==> flow/design.v <==
`default_nettype none
`timescale 1ns / 10ps
module alu(
    input [3:0] aluControl,
    input [31:0] aluIn1,
    input [31:0] aluIn2,
    output logic [31:0] aluRes,
    output wire isZero
);
  always_comb begin
    case (aluControl)
      4'b0000: aluRes = aluIn1 + aluIn2;
      4'b0001: aluRes = aluIn1 - aluIn2;
      4'b0011: aluRes = (aluIn1 | aluIn2);
      4'b0010: aluRes = (aluIn1 & aluIn2);
      4'b0110: aluRes = (aluIn1 ^ aluIn2);
      4'b0101: aluRes = {31'b0, {(($signed(aluIn1) < $signed(aluIn2)))}};
      4'b0111: aluRes = {31'b0, {(aluIn1 < aluIn2)}};
      4'b1000: aluRes = aluIn1 << aluIn2[4:0];
      4'b1001: aluRes = aluIn1 >> aluIn2[4:0];
      4'b1010: aluRes = $signed(aluIn1) >>> aluIn2[4:0];
      default: aluRes = 32'b0;
    endcase
  end
  assign isZero = (aluRes == 32'b0);
endmodule
`default_nettype none
`timescale 1ns / 10ps
module immgen (
    input [31:0] instr,
    output logic [31:0] imm
);
wire [31:0] Uimm = {instr[31], instr[30:12], {12{1'b0}}};
wire [31:0] Iimm = {{21{instr[31]}}, instr[30:20]};
wire [31:0] Simm = {{21{instr[31]}}, instr[30:25], instr[11:7]};
wire [31:0] Bimm = {{20{instr[31]}}, instr[7], instr[30:25], instr[11:8], 1'b0};
wire [31:0] Jimm = {{12{instr[31]}}, instr[19:12], instr[20], instr[30:21], 1'b0};
wire isALUimm = (instr[6:0] == 7'b0010011);   
wire isBranch = (instr[6:0] == 7'b1100011);   
wire isJALR = (instr[6:0] == 7'b1100111);   
wire isJAL = (instr[6:0] == 7'b1101111);   
wire isAUIPC = (instr[6:0] == 7'b0010111);   
wire isLUI = (instr[6:0] == 7'b0110111);   
wire isLoad = (instr[6:0] == 7'b0000011);   
wire isStore = (instr[6:0] == 7'b0100011);   
wire isUtype = isAUIPC || isLUI;
wire isItype = isALUimm || isJALR || isLoad;
wire isStype = isStore;
wire isBtype = isBranch;
wire isJtype = isJAL;
always_comb begin
    if (isUtype) imm = Uimm;
    else if (isItype) imm = Iimm;
    else if (isStype) imm = Simm;
    else if (isBtype) imm = Bimm;
    else if (isJtype) imm = Jimm;
    else imm = 32'b0;
end
endmodule
`default_nettype none
`timescale 1ns / 10ps
module regfile (
    input clk,
    input write_en,
    input [4:0] A1,
    input [4:0] A2,
    input [4:0] A3,
    input [31:0] WD,
    output wire [31:0] RD1,
    output wire [31:0] RD2
);
reg [31:0] RegisterFile [32];
assign RD1 = (A1 != 0) ? RegisterFile[A1] : 0;
assign RD2 = (A2 != 0) ? RegisterFile[A2] : 0;
always @(posedge clk) begin
    if((write_en) && (A3 != 32'b0)) begin
        RegisterFile[A3] <= WD;
    end
end
endmodule
`default_nettype none
`timescale 1ns / 10ps
module controller (
    input clk,
    input rst,
    input [6:0] opcode,
    input [2:0] funct3,
    input funct7_5,
    input aluIsZero,
    output logic PCWrite,
    output logic AdrSrc,
    output logic MemWrite,
    output logic IRWrite,
    output logic [1:0] ResultSrc,
    output logic [3:0] aluControl,
    output logic [1:0] ALUSrcB,
    output logic [1:0] ALUSrcA,
    output logic RegWrite
);
localparam FETCH = 5'd0, DECODE = 5'd1, MEMADR = 5'd2, MEMREAD = 5'd3, MEMWB = 5'd4,
MEMWRITE = 5'd5, EXECUTER = 5'd6, ALUWB = 5'd7, EXECUTEI = 5'd8, JAL = 5'd9,
JALR = 5'd10, LUI = 5'd11, AUIPC = 5'd12,
BEQ = 5'd13, BNE = 5'd14, BLT = 5'd15, BGE = 5'd16, BLTU = 5'd17, BGEU = 5'd18;
reg [4:0] state;
reg [4:0] next_state;
logic PCUpdate;
logic Branch;
logic BranchSel;
logic BranchCondition;
assign BranchCondition = BranchSel ? (!aluIsZero) : aluIsZero;
assign PCWrite = ((BranchCondition & Branch) || PCUpdate);
always @(posedge clk) begin
    if (rst)
        state <= FETCH;
    else
        state <= next_state;
end
always_comb begin
    case(state)
      FETCH:
        next_state = DECODE;
      DECODE: begin
        case(opcode)
          7'b0000011, 7'b0100011, 7'b1100111: next_state = MEMADR;
          7'b0110011: next_state = EXECUTER;
          7'b0010011: next_state = EXECUTEI;
          7'b1101111: next_state = JAL;
          7'b0110111: next_state = LUI;
          7'b0010111: next_state = AUIPC;
          7'b1100011: begin
            case(funct3)
              3'b000: next_state = BEQ;
              3'b001: next_state = BNE;
              3'b100: next_state = BLT;
              3'b101: next_state = BGE;
              3'b110: next_state = BLTU;
              3'b111: next_state = BGEU;
              default: next_state = DECODE;
            endcase
          end
          default: next_state = DECODE;
        endcase
      end
      MEMADR: begin
        case(opcode)
          7'b0000011: next_state = MEMREAD;
          7'b0100011: next_state = MEMWRITE;
          7'b1100111: next_state = JALR;
          default: next_state = MEMADR;
        endcase
      end
      EXECUTER, EXECUTEI, AUIPC, JAL, JALR: next_state = ALUWB;
      MEMREAD: next_state = MEMWB;
      MEMWRITE, MEMWB, ALUWB, LUI: next_state = FETCH;
      BEQ, BNE, BLT, BGE, BLTU, BGEU: next_state = FETCH;
      default: next_state = state;
    endcase
end
logic [1:0] ALUOp;
always_comb begin
    AdrSrc = 1'b0;
    ALUSrcA = 2'b00;
    ALUSrcB = 2'b00;
    ALUOp = 2'b00;
    ResultSrc = 2'b10;
    IRWrite = 1'b0;
    RegWrite = 1'b0;
    MemWrite = 1'b0;
    PCUpdate = 1'b0;
    Branch = 1'b0;
    BranchSel = 1'b0;
    case(state)
      FETCH: begin
        ALUSrcB = 2'b10;
        IRWrite = 1'b1;
        PCUpdate = 1'b1;
      end
      DECODE: begin
        ALUSrcA = 2'b01;
        ALUSrcB = 2'b01;
      end
      EXECUTER: begin
        ALUSrcA = 2'b10;
        ALUSrcB = 2'b00;
        ALUOp = 2'b10;
      end
      EXECUTEI: begin
        ALUSrcA = 2'b10;
        ALUSrcB = 2'b01;
        ALUOp = 2'b10;
      end
      LUI: begin
        ALUSrcA = 2'b11;
        ALUSrcB = 2'b01;
        ResultSrc = 2'b10;
        RegWrite = 1'b1;
      end
      AUIPC: begin
        ALUSrcA = 2'b01;
        ALUSrcB = 2'b01;
      end
      JAL: begin
        ALUSrcA = 2'b01;
        ALUSrcB = 2'b10;
        ResultSrc = 2'b00;
        PCUpdate = 1'b1;
      end
      ALUWB: begin
        ResultSrc = 2'b00;
        RegWrite = 1'b1;
        ALUSrcB = 2'b10;
      end
      JALR: begin
        ResultSrc = 2'b00;
        ALUSrcA = 2'b01;
        ALUSrcB = 2'b10;
        PCUpdate = 1'b1;
      end
      MEMADR: begin
        ALUSrcA = 2'b10;
        ALUSrcB = 2'b01;
      end
      MEMREAD: begin
        ALUSrcA = 2'b10;
        ALUSrcB = 2'b01;
        ResultSrc = 2'b00;
        AdrSrc = 1'b1;
      end
      MEMWRITE: begin
        ALUSrcA = 2'b10;
        ALUSrcB = 2'b01;
        ResultSrc = 2'b00;
        AdrSrc = 1'b1;
        MemWrite = 1'b1;
      end
      MEMWB: begin
        ALUSrcA = 2'b10;
        ALUSrcB = 2'b01;
        ResultSrc = 2'b01;
        RegWrite = 1'b1;
      end
      BEQ, BNE, BLT, BGE, BLTU, BGEU: begin
        ALUSrcA = 2'b10;
        ALUSrcB = 2'b00;
        ALUOp = 2'b01;
        ResultSrc = 2'b00;
        Branch = 1'b1;
        BranchSel = (state == BNE) || (state == BLT) || (state == BLTU);
      end
      default: ;
    endcase
end
always_comb begin
    case(ALUOp)
      2'b00: aluControl = 4'b0000;
      2'b01: begin
        case(funct3)
          3'b000, 3'b001: aluControl = 4'b0001;  
          3'b100, 3'b101: aluControl = 4'b0101;  
          3'b110, 3'b111: aluControl = 4'b0111;  
          default: aluControl = 4'b0000;
        endcase
      end
      2'b10: begin
        case(funct3)
          3'b000: begin
            if({opcode[5], funct7_5} == 2'b11) begin
              aluControl = 4'b0001;
            end else begin
              aluControl = 4'b0000;
            end
          end
          3'b101: begin
            if(funct7_5 == 1'b1) begin
              aluControl = 4'b1010;
            end else begin
              aluControl = 4'b1001;
            end
          end
          3'b001: aluControl = 4'b1000;
          3'b010: aluControl = 4'b0101;
          3'b011: aluControl = 4'b0111;
          3'b100: aluControl = 4'b0110;
          3'b110: aluControl = 4'b0011;
          3'b111: aluControl = 4'b0010;
          default: aluControl = 4'b0000;
        endcase
      end
      default: aluControl = 4'b0000;
    endcase
end
endmodule
`default_nettype none
`timescale 1ns / 10ps
module rv32i_mc (
    input clk,
    input rst,
    output wire [31:0] mem_addr,
    output wire [3:0] mem_wstrb,
    output wire [31:0] mem_wdata,
    input [31:0] mem_rdata
);
reg [31:0] pc;
always @(posedge clk) begin
  if(rst) begin
    pc <= 32'h1000;
  end else if(PCWrite) begin
    pc <= res;
  end
end
wire [31:0] Adr;
wire [31:0] instr;
wire [31:0] data;
reg decode;
reg [31:0] ir;
always @(posedge clk) begin
  decode <= IRWrite;
  if(decode) begin
    ir <= mem_rdata;
  end
end
assign instr = decode ? mem_rdata : ir;
wire [2:0] funct3 = instr[14:12];
wire [1:0] ld_off = aluOut[1:0];
wire [15:0] ld_half = ld_off[1] ? mem_rdata[31:16] : mem_rdata[15:0];
logic [7:0] ld_byte;
always_comb begin
  case (ld_off)
    2'b00: ld_byte = mem_rdata[7:0];
    2'b01: ld_byte = mem_rdata[15:8];
    2'b10: ld_byte = mem_rdata[23:16];
    default: ld_byte = mem_rdata[31:24];
  endcase
end
assign data = funct3[1] ? mem_rdata :
              funct3[0] ? {{16{ld_half[15] & ~funct3[2]}}, ld_half} :
                          {{24{ld_byte[7] & ~funct3[2]}}, ld_byte};
wire [1:0] st_off = Adr[1:0];
logic [3:0] st_strb;
always_comb begin
  if (funct3[1]) st_strb = 4'b1111;
  else if (funct3[0]) st_strb = st_off[1] ? 4'b1100 : 4'b0011;
  else st_strb = 4'b0001 << st_off;
end
assign mem_wstrb = MemWrite ? st_strb : 4'b0000;
assign mem_wdata = funct3[1] ? B :
                   funct3[0] ? {2{B[15:0]}} :
                               {4{B[7:0]}};
assign mem_addr = Adr;
assign Adr = AdrSrc ? res : pc;
reg [31:0] oldpc;
always @(posedge clk) begin
  if(IRWrite) begin
    oldpc <= pc;
  end
end
wire [31:0] imm;
immgen immgen (
  .instr(instr),
  .imm(imm)
);
wire [4:0] A1 = instr[19:15];
wire [4:0] A2 = instr[24:20];
wire [4:0] A3 = instr[11:7];
wire [31:0] RD1;
wire [31:0] RD2;
regfile regfile (
  .clk(clk),
  .write_en(RegWrite),
  .A1(A1),
  .A2(A2),
  .A3(A3),
  .WD(res),
  .RD1(RD1),
  .RD2(RD2)
);
reg [31:0] A;
reg [31:0] B;
always @(posedge clk) begin
  A <= RD1;
  B <= RD2;
end
logic [31:0] aluIn1;
logic [31:0] aluIn2;
wire [31:0] aluRes;
wire isZero;
always_comb begin
  case (ALUSrcA)
    2'b00: aluIn1 = pc;
    2'b01: aluIn1 = oldpc;
    2'b10: aluIn1 = A;
    default: aluIn1 = 0;
  endcase
  case (ALUSrcB)
    2'b00: aluIn2 = B;
    2'b01: aluIn2 = imm;
    2'b10: aluIn2 = 32'd4;
    2'b11: aluIn2 = aluOut;
    default: aluIn2 = 0;
  endcase
end
alu alu (
  .aluControl(aluControl),
  .aluIn1(aluIn1),
  .aluIn2(aluIn2),
  .aluRes(aluRes),
  .isZero(isZero)
);
reg [31:0] aluOut;
always @(posedge clk) begin
  aluOut <= aluRes;
end
logic [31:0] res;
always_comb begin
  case (ResultSrc)
    2'b00: res = aluOut;
    2'b01: res = data;
    2'b10: res = aluRes;
    default: res = 0;
  endcase
end
wire PCWrite;
wire AdrSrc;
wire MemWrite;
wire IRWrite;
wire [1:0] ResultSrc;
wire [3:0] aluControl;
wire [1:0] ALUSrcB;
wire [1:0] ALUSrcA;
wire RegWrite;
controller controller (
  .clk(clk),
  .rst(rst),
  .opcode(instr[6:0]),
  .funct3(instr[14:12]),
  .funct7_5(instr[30]),
  .aluIsZero(isZero),
  .PCWrite(PCWrite),
  .AdrSrc(AdrSrc),
  .MemWrite(MemWrite),
  .IRWrite(IRWrite),
  .ResultSrc(ResultSrc),
  .aluControl(aluControl),
  .ALUSrcB(ALUSrcB),
  .ALUSrcA(ALUSrcA),
  .RegWrite(RegWrite)
);
endmodule
# From RTL to reports: rv32i_mc
# Tool output for the design above, in the order of the flow.
# Line numbers count from 1 in the design file above.
# Cell names lack the library's common part.
# The mark -- stands for no value.
[inputs]
design = "rv32i_mc"
clock = "clk"
cell_library = "sky130hd"
lib_corner = "tt_025C_1v80"

# Elaborated design
# Yosys after proc, flatten, opt, wreduce and memory -nomap, before mapping. Print and check cells are not counted.
# Yosys's memory passes give these memory sizes; they may raise the number of words (mostly to a power of two), join words into wider ones and drop unused or constant bits.
[op_classes]
n_addsub = 2
cmp = 2
eq_ne = 55
n_shift = 4
n_mux = 45
bitwise = 7
n_reduce_logical = 38
[ops]
columns = ["operator", "count"]
rows = [
  ["2-to-1 mux 32 bit", 12],
  ["case mux 32 bit (select 10 bit)", 1],
  ["case mux 32 bit (select 3 bit)", 2],
  ["case mux 32 bit (select 4 bit)", 1],
  ["less-than comparator 32 bit", 2],
  ["case mux 5 bit (select 6 bit)", 2],
  ["equality test 5 x 4 -> 1 bit with constant B", 8],
  ["case mux 5 bit (select 7 bit)", 1],
  ["adder 32 bit", 1],
  ["subtractor 32 bit", 1],
  ["bitwise AND 32 bit", 1],
  ["bitwise OR 32 bit", 1],
  ["XOR 32 bit", 1],
  ["<< shifter 32 x 5 -> 32 bit", 1],
  ["right shift 32 x 5 -> 32 bit", 1],
  [">>> shifter 32 x 5 -> 32 bit", 1],
  ["zero test 32 bit", 1],
  ["case mux 4 bit (select 8 bit)", 1],
  ["case mux 8 bit (select 3 bit)", 1],
  ["equality test 7 x 6 -> 1 bit with constant B", 3],
  ["equality test 7 bit with constant B", 3],
  ["equality test 5 x 3 -> 1 bit with constant B", 4],
  ["2-to-1 mux 16 bit", 1],
  ["2-to-1 mux 4 bit", 4],
  ["equality test 5 bit with constant B", 3],
  ["nonzero test 5 bit", 3],
  ["equality test 2 bit with constant B", 7],
  ["equality test 7 x 5 -> 1 bit with constant B", 2],
]
# Not listed: further kinds 39, cells in them 83.
[bits]
regBits = 134
mem_bits_rw = 1024
clocked_rd_ports_x_width = 64
mem_count = 1
inputBits = 34
elab_cells = 160
[memory_table]
columns = ["name", "size", "word_bits", "rd", "wr", "line", "text"]
rows = [
  ["regfile.RegisterFile", 32, 32, 2, 1, 72, "reg [31:0] RegisterFile [32];"],
]

# Longest topological paths
# Longest topological path by Yosys (ltp), each cell counted once; first at word level (registers and memories cut), then after technology mapping (sequential cells cut; the memories' decode and read muxes count).
[logic_depth]
word_depth = 16
ABC_AREA = 0
mapped_depth = 33

# Netlist
# The flow's flattened synthesis, as Yosys stat reports it; memories are mapped. The netlist is that of the ABC_AREA named above (0 if unset); the other value can give another one.
# Totals and module areas in this step are rounded.
[mapped]
cells = 7310
mapped_area_um2 = 68700
seqArea_um2 = 35300
ff_cells = 1236
[by_type]
columns = ["cell_type", "count", "area_total_um2"]
rows = [
  ["edfxtp_1", 1056, 3.17E+04],
  ["nand2_1", 1887, 7.08E+03],
  ["nand3_1", 991, 4.96E+03],
  ["dfxtp_1", 180, 3.6E+03],
  ["a311oi_1", 193, 1.69E+03],
  ["clkbuf_1", 450, 1689.12],
  ["mux2i_1", 146, 1.46E+03],
  ["mux4_2", 59, 1.33E+03],
  ["a21oi_1", 254, 1.27E+03],
  ["nor2_1", 335, 1.26E+03],
  ["ha_1", 99, 1.24E+03],
  ["o21ai_0", 172, 860.826],
  ["and3_1", 98, 613.088],
  ["nor3_1", 119, 595.571],
  ["a31oi_1", 95, 594.32],
  ["inv_1", 135, 506.736],
  ["o211ai_1", 62, 465.446],
  ["a211oi_1", 60, 450.432],
]
# Not listed: further types 102, cells in them 919.
# The figures by module come from a second, unflattened synthesis with its own total; it is not the netlist above.
[unflattened]
hier_cells = 5067
hier_area_um2 = 67700
# Each row is one instance without its submodules.
[by_module]
columns = ["module", "n_inst", "n_cells", "mod_area_um2"]
rows = [
  ["regfile", 1, 2564, 47900],
  ["alu", 1, 1407, 9710],
  ["rv32i_mc", 1, 919, 8620],
  ["controller", 1, 107, 898],
  ["immgen", 1, 70, 579],
]

# Path before layout
# Path of least setup slack by OpenSTA after synthesis, without wires, with an ideal clock, recovery checks aside; 20% of the period is set as input and as output delay. Where synthesis merged equal registers, the netlist keeps one of their names.
[synth_path]
path_type = "input to output"
from = "input mem_rdata[6]"
to = "output mem_addr[31]"
clock_period_ns = 12.0
output_delay_ns = 2.400
launch_ns = 2.400
arrival_ns = 9.258
required_time_ns = 9.600
path_slack_ns = 0.342
delay_ns = 6.858
stages = 26
path_buffers = 5
period_less_setup_slack_ns = 11.658
# "delay_ns" = arrival - input delay + setup time.
# A path that ends at an output port has no setup time.
# "stages": output pins that drive a net of the path, with the launching flip-flop's if there is one; two outputs of one cell count as two.
# "period_less_setup_slack_ns" is the clock period less the worst setup slack; recovery checks do not enter. This is arithmetic on one report: input and output delays are still those of the set period (20% each).
[synth_via]
cell_sequence = "mux2i_2 inv_2 nor4_4 o211ai_1 o22a_2 buf_2 buf_2 buf_2 buf_1 ha_1 clkbuf_1 or3b_2 a211oi_1 o211ai_1 a31oi_1 a221o_1 a31oi_1 a21o_1 a21oi_1 nor2_1 o31ai_1 nand3_1 nand4_1 nor2_1 o32ai_1 mux2_2"
[synth_lines]
columns = ["element", "line", "text"]
rows = [
  ["from (decl)", 301, "input [31:0] mem_rdata"],
  ["to (decl)", 298, "output wire [31:0] mem_addr,"],
]
# Chain of elaborated cells between the ends: none given.

# Path in the finished layout
# From the final timing report of stored run 1: the path of least setup slack in the routed layout; clock arrival at registers is part of the times.
[layout_path]
path_type = "input to output"
from = "input mem_rdata[5]"
to = "output mem_wstrb[0]"
clock_period_ns = 19.4
output_delay_ns = 3.88
launch_ns = 3.88
arrival_ns = 12.08
required_time_ns = 15.52
path_slack_ns = 3.44
stages = 26
path_buffers = 2
# Between the ends stands the longest chain of elaborated cells between them, by number of cells; it is not shown to be the way that was timed. Of several equally long chains one is given.
# Each line given opens the expression or statement behind the cell; cells for indexed reads and writes are added by Yosys, which also makes memories of some case tables.
[layout_via]
cell_sequence = "clkdlybuf4s50_1 mux2i_4 nor4_4 nor2_1 nor2_1 a31oi_1 a21oi_1 a21oi_1 o21ai_0 ha_1 inv_1 a21o_1 o41ai_1 a31oi_1 a311o_1 a311oi_1 o21ai_0 o21ai_0 o41a_1 a211o_1 mux2i_1 o21ai_4 mux2_2 nor2b_1 nor2_1 clkdlybuf4s50_1"
elab_chain_len = 16
[layout_lines]
columns = ["element", "line", "text"]
rows = [
  ["from (decl)", 301, "input [31:0] mem_rdata"],
  ["2-to-1 mux 32 bit", 322, "assign instr = decode ? mem_rdata : ir;"],
  ["equality test 7 bit", 41, "wire isJAL = (instr[6:0] == 7'b1101111);"],
  ["2-to-1 mux 32 bit", 56, "else if (isJtype) imm = Jimm;"],
  ["2-to-1 mux 32 bit", 55, "else if (isBtype) imm = Bimm;"],
  ["2-to-1 mux 32 bit", 54, "else if (isStype) imm = Simm;"],
  ["2-to-1 mux 32 bit", 53, "else if (isItype) imm = Iimm;"],
  ["2-to-1 mux 32 bit", 52, "if (isUtype) imm = Uimm;"],
  ["[... 2 more ...]", "--", ""],
  ["case mux 32 bit (select 10 bit)", 11, "case (aluControl)"],
  ["case mux 32 bit (select 3 bit)", 415, "case (ResultSrc)"],
  ["2-to-1 mux 32 bit", 350, "assign Adr = AdrSrc ? res : pc;"],
  ["<< shifter 1 x 2 -> 4 bit", 343, "else st_strb = 4'b0001 << st_off;"],
  ["2-to-1 mux 4 bit", 342, "else if (funct3[0]) st_strb = st_off[1] ? 4'b1100 : 4'b0011;"],
  ["2-to-1 mux 4 bit", 341, "if (funct3[1]) st_strb = 4'b1111;"],
  ["2-to-1 mux 4 bit", 345, "assign mem_wstrb = MemWrite ? st_strb : 4'b0000;"],
  ["to (decl)", 299, "output wire [3:0] mem_wstrb,"],
]

Add stored flow runs of rv32i_mc

Module rv32i_mc, platform sky130hd: 3 stored runs of the flow (Yosys, OpenROAD) with differing settings, in no particular order. Input and output delays are each 20% of the period that was set; the output load is 0.01 pF.
"achieved_clock_period_ns" = clock period - worst setup slack. The figure is calculated, with input and output delays left at 20% of the set period.
"worst_path_ns": the worst setup path's part of the clock period (all of it between registers, 20% less for each end at a port) less its slack. A launch clock that arrives late makes it longer, a capture clock that arrives late makes it shorter.
"totalPower_mw" is the tool's figure for a default switching activity; nothing was simulated.
Results are given in rounded form.

# stored run 1
==> flow/run.sh <==
#!/bin/bash
# the make line also repeats the synthesis and layout settings of config.mk as NAME=value (left out here)
make -C /OpenROAD-flow-scripts/flow DESIGN_CONFIG=/design/flow/config.mk WORK_HOME=/design/flow/orfs CLKGATE_MAP_FILE= finish
==> flow/config.mk <==
export PLATFORM = sky130hd
export DESIGN_NAME = rv32i_mc
export DESIGN_NICKNAME = rv32i_mc
export VERILOG_FILES = /design/flow/design.v
export SDC_FILE = /design/flow/constraint.sdc
export NUM_CORES = 4
export LEC_CHECK = 0
export CAP_MARGIN = 20
export CORE_MARGIN = 10
export CORE_UTILIZATION = 43
export SLEW_MARGIN = 20
==> flow/constraint.sdc <==
create_clock -name core_clock -period 19.4 [get_ports {clk}]
set_input_delay 3.8800 -clock core_clock [delete_from_list [all_inputs] [get_ports {clk}]]
set_output_delay 3.8800 -clock core_clock [all_outputs]
set_load 0.01 [all_outputs]

==> stored run 1: results <==
yosys.chip_area_um2=68700
setup_ws_ns=3.44
worst_path_ns=8.20
worst_path_kind="input to output"
achieved_clock_period_ns=15.961
totalPower_mw=9.07
tns_setup_ns=0.000
post_route_util_frac=0.487
hold_worst_slack_ns=0.489
finalCellArea_um2=77200
design.die.area_um2=176000

# stored run 2
==> flow/run.sh <==
#!/bin/bash
# the make line also repeats the synthesis and layout settings of config.mk as NAME=value (left out here)
make -C /OpenROAD-flow-scripts/flow DESIGN_CONFIG=/design/flow/config.mk WORK_HOME=/design/flow/orfs CLKGATE_MAP_FILE= finish
==> flow/config.mk <==
export PLATFORM = sky130hd
export DESIGN_NAME = rv32i_mc
export DESIGN_NICKNAME = rv32i_mc
export VERILOG_FILES = /design/flow/design.v
export SDC_FILE = /design/flow/constraint.sdc
export NUM_CORES = 4
export LEC_CHECK = 0
export ABC_AREA = 0
export CAP_MARGIN = 20
export CELL_PAD_IN_SITES_DETAIL_PLACEMENT = 0
export CELL_PAD_IN_SITES_GLOBAL_PLACEMENT = 0
export CORE_MARGIN = 2
export CORE_UTILIZATION = 72
export CTS_CLUSTER_SIZE = 89
export GPL_ROUTABILITY_DRIVEN = 1
export MAX_ROUTING_LAYER = met4
export PLACE_DENSITY = 0.69
export SLEW_MARGIN = 20
==> flow/constraint.sdc <==
create_clock -name core_clock -period 6.93 [get_ports {clk}]
set_input_delay 1.3860 -clock core_clock [delete_from_list [all_inputs] [get_ports {clk}]]
set_output_delay 1.3860 -clock core_clock [all_outputs]
set_load 0.01 [all_outputs]

==> stored run 2: results <==
outcome="no final report: routing broke off with GRT-0116"

# stored run 3
==> flow/run.sh <==
#!/bin/bash
# the make line also repeats the synthesis and layout settings of config.mk as NAME=value (left out here)
make -C /OpenROAD-flow-scripts/flow DESIGN_CONFIG=/design/flow/config.mk WORK_HOME=/design/flow/orfs CLKGATE_MAP_FILE= finish
==> flow/config.mk <==
export PLATFORM = sky130hd
export DESIGN_NAME = rv32i_mc
export DESIGN_NICKNAME = rv32i_mc
export VERILOG_FILES = /design/flow/design.v
export SDC_FILE = /design/flow/constraint.sdc
export NUM_CORES = 4
export LEC_CHECK = 0
export CAP_MARGIN = 20
export CELL_PAD_IN_SITES_DETAIL_PLACEMENT = 0
export CORE_MARGIN = 2
export CORE_UTILIZATION = 41
export CTS_CLUSTER_DIAMETER = 185
export GPL_ROUTABILITY_DRIVEN = 0
export MAX_ROUTING_LAYER = met5
export PLACE_DENSITY_LB_ADDON = 0.04
export SETUP_SLACK_MARGIN = 2.01
export SLEW_MARGIN = 20
export TNS_END_PERCENT = 85
==> flow/constraint.sdc <==
create_clock -name core_clock -period 8.76 [get_ports {clk}]
set_input_delay 1.7520 -clock core_clock [delete_from_list [all_inputs] [get_ports {clk}]]
set_output_delay 1.7520 -clock core_clock [all_outputs]
set_load 0.01 [all_outputs]

==> stored run 3: results <==
yosys.chip_area_um2=68700
setup_ws_ns=0.018
worst_path_ns=5.24
worst_path_kind="input to output"
achieved_clock_period_ns=8.742
totalPower_mw=21.7
tns_setup_ns=0.000
post_route_util_frac=0.514
hold_worst_slack_ns=0.506
finalCellArea_um2=85800
design.die.area_um2=171000
